==> flow/design.v <==
`timescale 1ns / 1ps
module WcaCicInterp
(
	input wire clock,
	input wire reset,
	input wire enable,
	input wire strobe_cic,
	input wire strobe_if,
	input wire [3:0] log2_rate,
	input  wire [15:0] data_in,
	output wire [15:0] data_out
);
reg [24+15:0] comb1;
reg [24+15:0] comb2;
reg [24+15:0] comb3;
reg [24+15:0] pipe1;
reg [24+15:0] pipe2;
reg [24+15:0] pipe3;
reg [24+15:0] integ1;  
reg [24+15:0] integ2;
reg [24+ 15:0] integ3;
always @(posedge clock)
	if(reset | ~enable)
		begin
			pipe1 <= 0;
			pipe2 <= 0;
			pipe3 <= 0;
			comb1 <= 0;
			comb2 <= 0;
			comb3 <= 0;	
		end
	else if (strobe_cic)
		begin
			comb1 <= data_in;
			pipe1 <= data_in - comb1;
			comb2 <= pipe1;
			pipe2 <= pipe1 - comb2;
			comb3 <= pipe2;
			pipe3 <= pipe2 - comb3;
		end
reg [15:0] data_store;
always @(posedge clock)
	if(reset | ~enable)
		begin
			integ1 <= 0;
			integ2 <= 0;
			integ3 <= 0;
		end
	else if (strobe_if)
		begin
			integ1 <= integ1 + pipe3; 
			integ2 <= integ2 + integ1; 
			integ3 <= integ3 + integ2; 
			case(log2_rate)
				4'h1:  data_store <= integ3[18:3];
				4'h2:  data_store <= integ3[21:6];
				4'h3:  data_store <= integ3[24:9];
				4'h4:  data_store <= integ3[27:12];
				4'h5:  data_store <= integ3[30:15];
				4'h6:  data_store <= integ3[33:18];
				4'h7:  data_store <= integ3[36:21];
				4'h8:  data_store <= integ3[39:24];
				default: data_store <= integ3[15:0];
			endcase
		end
assign data_out = data_store;
endmodule
`timescale 1 ns/100 ps
module WcaCordic12 (reset,ngreset,clock, strobeData, X0, Y0, A0, XN, YN, AN);
  parameter BIT_WIDTH   = 12;
  parameter ITERATIONS  = 12;
  parameter MODE        = 0;  
  input clock, reset, ngreset,strobeData;
  input signed  [BIT_WIDTH-1:0] X0, Y0, A0;
  output signed [BIT_WIDTH-1:0] XN, YN, AN;
  wire signed [BIT_WIDTH-1:0] x_w [ITERATIONS-1:1];
  wire signed [BIT_WIDTH-1:0] y_w [ITERATIONS-1:1];
  wire signed [BIT_WIDTH-1:0] a_w [ITERATIONS-1:1];
    localparam [143:0] arctanLUT = { 12'h0, 12'h1, 12'h1, 12'h3, 12'h5, 12'ha, 12'h14, 12'h29, 12'h51, 12'ha0, 12'h12e,  12'h200  };
    CordicCalc #(0,MODE,BIT_WIDTH) pcc_0(.reset(reset), .ngreset(ngreset), .clock(clock), .strobeData( strobeData),
               .X0(X0), .Y0(Y0), .A0(A0), .aRom(arctanLUT[BIT_WIDTH-1:0]),
               .XN(x_w[1]), .YN(y_w[1]), .AN(a_w[1])  );
    genvar i;
    generate for(i=1; i<ITERATIONS-1; i=i+1) begin: pcc_1
      CordicCalc #(i,MODE,BIT_WIDTH) pcc_1(.reset(reset), .ngreset(ngreset), .clock(clock), .strobeData( strobeData),
               .X0(x_w[i]), .Y0(y_w[i]), .A0(a_w[i]), .aRom(arctanLUT[(i+1)*BIT_WIDTH-1:i*BIT_WIDTH]),
               .XN(x_w[i+1]), .YN(y_w[i+1]), .AN(a_w[i+1])  );
    end
	endgenerate 
    CordicCalc #(ITERATIONS-1,MODE,BIT_WIDTH) pcc_2(.reset(reset),.ngreset(ngreset),.clock(clock), .strobeData( strobeData),
               .X0(x_w[ITERATIONS-1]), .Y0(y_w[ITERATIONS-1]), .A0(a_w[ITERATIONS-1]), 
               .aRom(arctanLUT[ITERATIONS*BIT_WIDTH-1:(ITERATIONS-1)*BIT_WIDTH]),
               .XN(XN), .YN(YN), .AN(AN)  );
endmodule
module CordicCalc(reset,ngreset,clock, strobeData, X0, Y0, A0, XN, YN, AN, aRom);
  parameter RSHIFT = 0;
  parameter MODE = 0;    
  parameter BIT_WIDTH = 12;
  input reset, ngreset, clock, strobeData;
  input  signed [BIT_WIDTH-1:0] X0, Y0, A0;
  input  signed [BIT_WIDTH-1:0] aRom;
  output signed [BIT_WIDTH-1:0] XN, YN, AN;
  wire d;
  reg signed [BIT_WIDTH-1:0] XN, YN, AN;
  assign d = (MODE==0)? A0[BIT_WIDTH-1] : ~Y0[BIT_WIDTH-1];  
  always @ (posedge clock) begin
      if(reset) begin
        AN <=  0;
        XN <=  0;
        YN <=  0;
      end
      else
        if (d & strobeData)    begin 
          AN <=  A0 + aRom; 
          XN <=  X0 + (Y0>>>RSHIFT);
          YN <=  Y0 - (X0>>>RSHIFT);
        end
        else if (strobeData)      begin 
          AN <=  A0 - aRom; 
          XN <=  X0 - (Y0>>>RSHIFT);
          YN <=  Y0 + (X0>>>RSHIFT);
        end       
  end   
endmodule
module WcaUpConverter
(
	input              	clock,
	input              	reset,
	input              	enable,
	input  	wire [7:0]  	cfg,				 
	input  	wire       		strobe_cic,   	 
	input  	wire [31:0] 	phase_cordic, 	 
	input		wire [3:0]  	log2_rate,
	input	  wire			strobe_if,
	input   wire	[31:0] iq_bb_in,
	output  reg		[23:0] iq_if_out
  );
  parameter MODE  =  4'hB; 		 
	wire  aclr = cfg[1];  
	wire [15:0] ihb_in = iq_bb_in[15:0];
	wire [15:0] qhb_in = iq_bb_in[31:16];
	wire [11:0] icor_in;
	wire [11:0] qcor_in;
	wire [23:0] cor_out;
	wire [15:0] icic_in;
	wire [15:0] qcic_in;
	wire hb_strobe_out;
	wire cic_strobe_out;
assign icic_in 		= ihb_in; 
assign qcic_in 		= qhb_in;
generate if( MODE & 3'h2)
  begin
  	wire [15:0] icic_out;
   wire [15:0] qcic_out;
   reg [15:0] icic_latch;
	reg [15:0] qcic_latch;
	WcaCicInterp cic_i (
	 .clock(clock), 
    .reset(reset | aclr), 
    .enable(enable), 
    .strobe_cic(strobe_cic), 
    .strobe_if(strobe_if), 
    .log2_rate(log2_rate), 
    .data_in(icic_in), 
    .data_out(icic_out)
    );
	WcaCicInterp cic_q (
    .clock(clock), 
    .reset(reset | aclr), 
    .enable(enable), 
    .strobe_cic(strobe_cic), 
    .strobe_if(strobe_if), 
    .log2_rate(log2_rate), 
    .data_in(qcic_in), 
    .data_out(qcic_out)
    );
	always @(posedge clock)
	begin
		if( strobe_if)
		 begin
			icic_latch<= icic_out;
			qcic_latch<= qcic_out;
		 end
	end	 
	wire bypassCic    	=  MODE[3] & cfg[3];
   assign icor_in 		= (bypassCic) ? icic_in[15:4] : icic_latch[15:4];
	assign qcor_in 		= (bypassCic) ? qcic_in[15:4] : qcic_latch[15:4] ;
	end
else 
 begin 
    assign icor_in 			= icic_in[15:4] ;
    assign qcor_in 			= qcic_in[15:4] ;
  end   
endgenerate
generate if( MODE & 3'h1)
  begin
  wire [11:0] icordicout_internal;
  wire [11:0] qcordicout_internal;
    reg [11:0] X0;
    reg [11:0] Y0;
    reg [11:0] A0;
    always @(posedge clock) 
     case({strobe_if, phase_cordic[31:30]})
       3'b101 :   
        begin            
            X0 <= -qcor_in;
            Y0 <= icor_in;
            A0 <= phase_cordic[31:20] - 12'h400;                    
        end
       3'b110 :  
        begin
            X0 <= qcor_in;
            Y0 <= -icor_in;
            A0 <= phase_cordic[31:20] + 12'h400;                    
        end
       3'b100:  
			begin
            X0 <= icor_in;
            Y0 <= qcor_in;
            A0 <= phase_cordic [31:20];
        end
       3'b111:  
			begin
            X0 <= icor_in;
            Y0 <= qcor_in;
            A0 <= phase_cordic [31:20];
        end
    endcase
    WcaCordic12  #(12,12,0) cordic
    ( 
       .ngreset(1'b1), .clock(clock),.reset(reset | aclr), .strobeData(strobe_if),
       .X0(X0), .Y0(Y0),.A0(A0),
       .XN(icordicout_internal), .YN(qcordicout_internal), .AN() 
    );	 
	wire bypassCordic    = MODE[3] & cfg[2];
	assign cor_out = (bypassCordic) ? {qcor_in, icor_in} : {qcordicout_internal, icordicout_internal};
  end
else  
  begin
    assign cor_out = {qcor_in, icor_in};
  end
endgenerate 
	always @(posedge clock)
	begin
		if( strobe_if)	iq_if_out <= cor_out;
	end
endmodule  
# Tool chain data of WcaUpConverter

What the tools print for WcaUpConverter, step after step.
Lines are those of the file above, counted from 1.
Library cell names are shortened.
Not given: n/a

Top module: WcaUpConverter
Clock port: clock
Cell library: sky130hd
Corner: tt_025C_1v80

# Word level

Yosys after proc, flatten, opt, wreduce and memory -nomap, before mapping. Print and check cells are not counted. Equal cells are merged and count once.

Register bits after elaboration: 1,216
Bits of input ports: 81
Output and inout bits: 24
Word-level cells: 267

Add/subtract/negate cells: 85
Equal/unequal tests: 12
Muxes and demuxes: 78
Bitwise gates (word level): 16
Reduce/logical cells: 15

Operator list:

| kind                                                           | count |
| 12-bit two-way mux                                             | 72 |
| 16-bit parallel mux with 8-bit select                          | 2 |
| 40-bit adder                                                   | 6 |
| 40-bit subtractor                                              | 4 |
| 12-bit parallel mux with 3-bit select                          | 3 |
| 16-bit by 16-bit subtractor with 17-bit output                 | 2 |
| 12-bit by 1-bit adder with 12-bit output                       | 2 |
| 12-bit by 1-bit subtractor with 12-bit output                  | 2 |
| 12-bit by 10-bit adder with 12-bit output                      | 2 |
| 12-bit by 10-bit subtractor with 12-bit output                 | 2 |
| 12-bit by 11-bit adder with 12-bit output                      | 2 |
| 12-bit by 11-bit subtractor with 12-bit output                 | 2 |
| 12-bit by 11-bit adder with 12-bit output with constant B      | 2 |
| 12-bit by 11-bit subtractor with 12-bit output with constant B | 2 |
| 12-bit subtractor                                              | 2 |
| 12-bit by 2-bit adder with 12-bit output                       | 2 |
| 12-bit by 2-bit subtractor with 12-bit output                  | 2 |
| 12-bit by 2-bit adder with 12-bit output with constant B       | 2 |
| 12-bit by 2-bit subtractor with 12-bit output with constant B  | 2 |
| 12-bit by 3-bit adder with 12-bit output                       | 2 |
| 12-bit by 3-bit subtractor with 12-bit output                  | 2 |
| 12-bit by 4-bit adder with 12-bit output                       | 2 |
| 12-bit by 4-bit subtractor with 12-bit output                  | 2 |
| 12-bit by 5-bit adder with 12-bit output                       | 2 |
| 12-bit by 5-bit subtractor with 12-bit output                  | 2 |
| 12-bit by 6-bit adder with 12-bit output                       | 2 |
| 12-bit by 6-bit subtractor with 12-bit output                  | 2 |
| 12-bit by 7-bit adder with 12-bit output                       | 2 |

Not listed: further kinds 36, cells in them 73.

# Logic depth

Depth = most cells in a row (Yosys ltp): at word level without a register or memory, in the mapped netlist without a sequential cell, where the memories' decode and read muxes count.

Word-level depth: 4
ABC_AREA: 0
Mapped depth: 19

# Mapped cells and area

The flow's flattened synthesis, as Yosys stat reports it; memories are mapped. The netlist is that of the ABC_AREA named above (0 if unset); the other value can give another one.

Cell types:

| cell type | count | total area (um2) |
| dfxtp_1   | 988   | 1.98E+04 |
| ha_1      | 793   | 9.92E+03 |
| mux2i_1   | 527   | 5.28E+03 |
| nor2_1    | 1,240 | 4.65E+03 |
| xnor2_1   | 454   | 3.98E+03 |
| a21oi_1   | 790   | 3.95E+03 |
| edfxtp_1  | 108   | 3,243.11 |
| o21ai_0   | 555   | 2.78E+03 |
| a21o_1    | 297   | 2.23E+03 |
| nand2_1   | 595   | 2.23E+03 |
| inv_1     | 534   | 2E+03 |
| xor2_1    | 217   | 1.9E+03 |
| clkbuf_1  | 338   | 1.27E+03 |
| o21bai_1  | 137   | 1.03E+03 |
| fa_1      | 51    | 1.02E+03 |
| a211oi_1  | 126   | 945.907 |
| nand3_1   | 134   | 670.643 |
| nor3_1    | 131   | 655.629 |

Other cell types: 74; their cells: 1046.

Cell count: 9,061
Synthesis area: 0.0751083 mm2
Flip-flop cells: 1,096
Buffer cells: 390

By module: a second synthesis without flattening, with its own total; a netlist apart from the flattened one above.

Cell total of the unflattened synthesis: 10,017
Area (unflattened synthesis): 0.0843534 mm2

Rows give one instance, submodules left out.

Modules:

| module         | instances | cells | area (mm2) |
| WcaCicInterp   | 2         | 2,422 | 0.0203595 |
| WcaUpConverter | 1         | 342   | 0.0042929 |
| CordicCalc     | 1         | 461   | 0.0036823 |
| CordicCalc     | 1         | 458   | 0.0036735 |
| CordicCalc     | 1         | 418   | 0.0034308 |
| CordicCalc     | 1         | 410   | 0.003362 |
| CordicCalc     | 1         | 413   | 0.0033395 |
| CordicCalc     | 1         | 406   | 0.0032469 |
| CordicCalc     | 1         | 402   | 0.0032394 |
| CordicCalc     | 1         | 387   | 0.0032381 |
| CordicCalc     | 1         | 389   | 0.003133 |
| CordicCalc     | 1         | 381   | 0.0031167 |
| CordicCalc     | 1         | 367   | 0.0030704 |
| CordicCalc     | 1         | 337   | 0.0028014 |
| WcaCordic12    | 1         | 2     | 0.0000075 |

# Timing after synthesis

Source: OpenSTA report_checks on the synthesized netlist (no wires, ideal clock, input and output delay 20% of the period each), path of least setup slack; recovery checks are left aside. Register names are those of the netlist, which keeps one name where synthesis merged equal registers.

Path kind: input port to flip-flop
From: input port strobe_if
To: register genblk2.cordic.pcc_1[10].pcc_1.XN[11]
Clock period: 8.0 ns
External input delay: 1.600 ns
Library setup time: 0.128 ns
Data arrival time: 5.154 ns
Data required time: 7.872 ns
Path slack: 2.719 ns
Path delay: 3.682 ns
Driving pins on the path: 15
Path buffers: 2
Period reached after synthesis: 5.281 ns

"path delay" is the arrival time less input delay plus setup time.
"driving pins on the path": output pins that drive a net of the path, with the launching flip-flop's if there is one; two outputs of one cell count as two.
"period reached after synthesis" is the clock period less the worst setup slack; recovery checks do not enter. This is arithmetic on one report: input and output delays are still those of the set period (20% each).
The rows between start and end are the longest chain of elaborated cells between them; the timing report does not say that the signal goes this way. Where chains are equally long, one stands for them.
Each line given opens the expression or statement behind the cell; cells for indexed reads and writes are added by Yosys, which also makes memories of some case tables.
A register here has more assigning lines than the two given.

Cells stage by stage: clkbuf_1 clkbuf_1 nand2_1 o21ai_0 ha_1 a21oi_1 o21bai_1 a21oi_1 o21bai_1 a21oi_1 o21ai_0 o41ai_1 xnor3_1 mux2i_1 nor2_1
Cells in the longest elaborated chain: 2
Elaborated cells between the ends (all ways): 4
Those cells by class: mux: 2; logic: 1; reduce/logical: 1

Ends and longest elaborated chain, after synthesis:

| what               | RTL line | text |
| start, declared    | 134      | `input wire strobe_if,` |
| 12-bit two-way mux | 118      | `else if (strobeData)      begin` |
| 12-bit two-way mux | 113      | `if (d & strobeData)    begin` |
| end, assigned      | 115      | `XN <=  X0 + (Y0>>>RSHIFT);` |
| end, assigned      | 120      | `XN <=  X0 - (Y0>>>RSHIFT);` |
| end, declared      | 102      | `output signed [BIT_WIDTH-1:0] XN, YN, AN;` |

# Path in the finished layout

Path of least setup slack in the final report of job 3 (OpenROAD, finished layout, wires in). Where an end is a register, its clock arrival counts in the times.

Path kind: input port to flip-flop
From: input port strobe_if
To: register genblk2.cordic.pcc_1[8].pcc_1.XN[11]
Clock period: 5.3 ns
External input delay: 1.06 ns
Library setup time: 0.15 ns
Data arrival time: 4.64 ns
Data required time: 5.96 ns
Path slack: 1.32 ns
Driving pins on the path: 16
Path buffers: 1

The rows between start and end are the longest chain of elaborated cells between them; the timing report does not say that the signal goes this way. Where chains are equally long, one stands for them.
A register here has more assigning lines than the two given.

Cells stage by stage: buf_8 nand2_1 inv_1 nor2_1 xor2_1 ha_1 a21oi_1 o21bai_1 a21oi_1 o21bai_1 a21oi_1 o21ai_0 o41ai_1 xnor2_1 mux2i_1 nor2_1
Cells in the longest elaborated chain: 2
Elaborated cells between the ends (all ways): 4
Those cells by class: mux: 2; logic: 1; reduce/logical: 1

Ends and longest elaborated chain, after layout:

| what               | RTL line | text |
| start, declared    | 134      | `input wire strobe_if,` |
| 12-bit two-way mux | 118      | `else if (strobeData)      begin` |
| 12-bit two-way mux | 113      | `if (d & strobeData)    begin` |
| end, assigned      | 115      | `XN <=  X0 + (Y0>>>RSHIFT);` |
| end, assigned      | 120      | `XN <=  X0 - (Y0>>>RSHIFT);` |
| end, declared      | 102      | `output signed [BIT_WIDTH-1:0] XN, YN, AN;` |

--- measured runs ---
Design WcaUpConverter on sky130hd. What follows are 4 stored runs of the flow, each under its own settings; their order means nothing. The constraints put input and output delay at 20% of the set period each and load the outputs with 0.01 pF.
"clock period reached" = clock period - worst setup slack. The figure is calculated, with input and output delays left at 20% of the set period.
"critical setup path time" is the time allowed to the run's worst setup path (the clock period less input and output delay, where it has them) less its slack. Clock arrival times count: a late capture clock shortens it, a late launch clock lengthens it.
"power consumption" is the tool's figure for a default switching activity; nothing was simulated.
Among the settings, n/a means not set for that run.
Among the results, n/a means that no value is shown for the run.

| setting or result                     | job 1 | job 2 | job 3                   | job 4 |
| CELL_PAD_IN_SITES_DETAIL_PLACEMENT    | 1     | 1     | n/a                     | n/a   |
| CELL_PAD_IN_SITES_GLOBAL_PLACEMENT    | 1     | 1     | n/a                     | 1     |
| CORE_ASPECT_RATIO                     | 0.93  | n/a   | n/a                     | n/a   |
| CORE_MARGIN                           | 5     | 2     | 2                       | 2     |
| CORE_UTILIZATION                      | 64    | 69    | 31                      | 69    |
| CTS_CLUSTER_DIAMETER                  | 240   | 373   | n/a                     | 373   |
| MIN_ROUTING_LAYER                     | met2  | met1  | n/a                     | met1  |
| period_ns                             | 8.0   | 3.0   | 5.3                     | 3.0   |
| CAP_MARGIN                            | 20    | 5     | 20                      | 5     |
| SLEW_MARGIN                           | 20    | 10    | 20                      | 10    |
| ABC_AREA                              | n/a   | 0     | n/a                     | 0     |
| GPL_ROUTABILITY_DRIVEN                | n/a   | 0     | n/a                     | n/a   |
| GPL_TIMING_DRIVEN                     | n/a   | 0     | n/a                     | 0     |
| HOLD_SLACK_MARGIN                     | n/a   | 0.11  | n/a                     | 0.11  |
| MAX_ROUTING_LAYER                     | n/a   | met4  | n/a                     | met4  |
| PLACE_DENSITY_LB_ADDON                | n/a   | 0.07  | n/a                     | n/a   |
| SETUP_SLACK_MARGIN                    | n/a   | 0.3   | n/a                     | 0.3   |
| TNS_END_PERCENT                       | n/a   | 90    | n/a                     | 90    |
| PLACE_DENSITY                         | n/a   | n/a   | n/a                     | 0.89  |
| clock period reached (ns)             | n/a   | n/a   | 3.982                   | n/a   |
| die footprint (mm2)                   | n/a   | n/a   | 0.246239                | n/a   |
| final setup TNS (ns)                  | n/a   | n/a   | 0.000                   | n/a   |
| lowest hold slack (ns)                | n/a   | n/a   | 0.417                   | n/a   |
| post-layout utilization (%)           | n/a   | n/a   | 34.8                    | n/a   |
| worst setup slack after layout (ns)   | n/a   | n/a   | 1.318                   | n/a   |
| Yosys chip area after synthesis (mm2) | n/a   | n/a   | 0.0751083               | n/a   |
| critical setup path time (ns)         | n/a   | n/a   | 2.92                    | n/a   |
| critical path kind                    | n/a   | n/a   | input port to flip-flop | n/a   |
| standard-cell area after layout (mm2) | n/a   | n/a   | 0.0837703               | n/a   |
| power consumption (uW)                | n/a   | n/a   | 31,068                  | n/a   |

Job 1: did not finish, routing stopped with GRT-0116
Job 2: did not finish, placement stopped with FLW-0024
Job 4: did not finish, placement stopped with GPL-0301
--- end ---
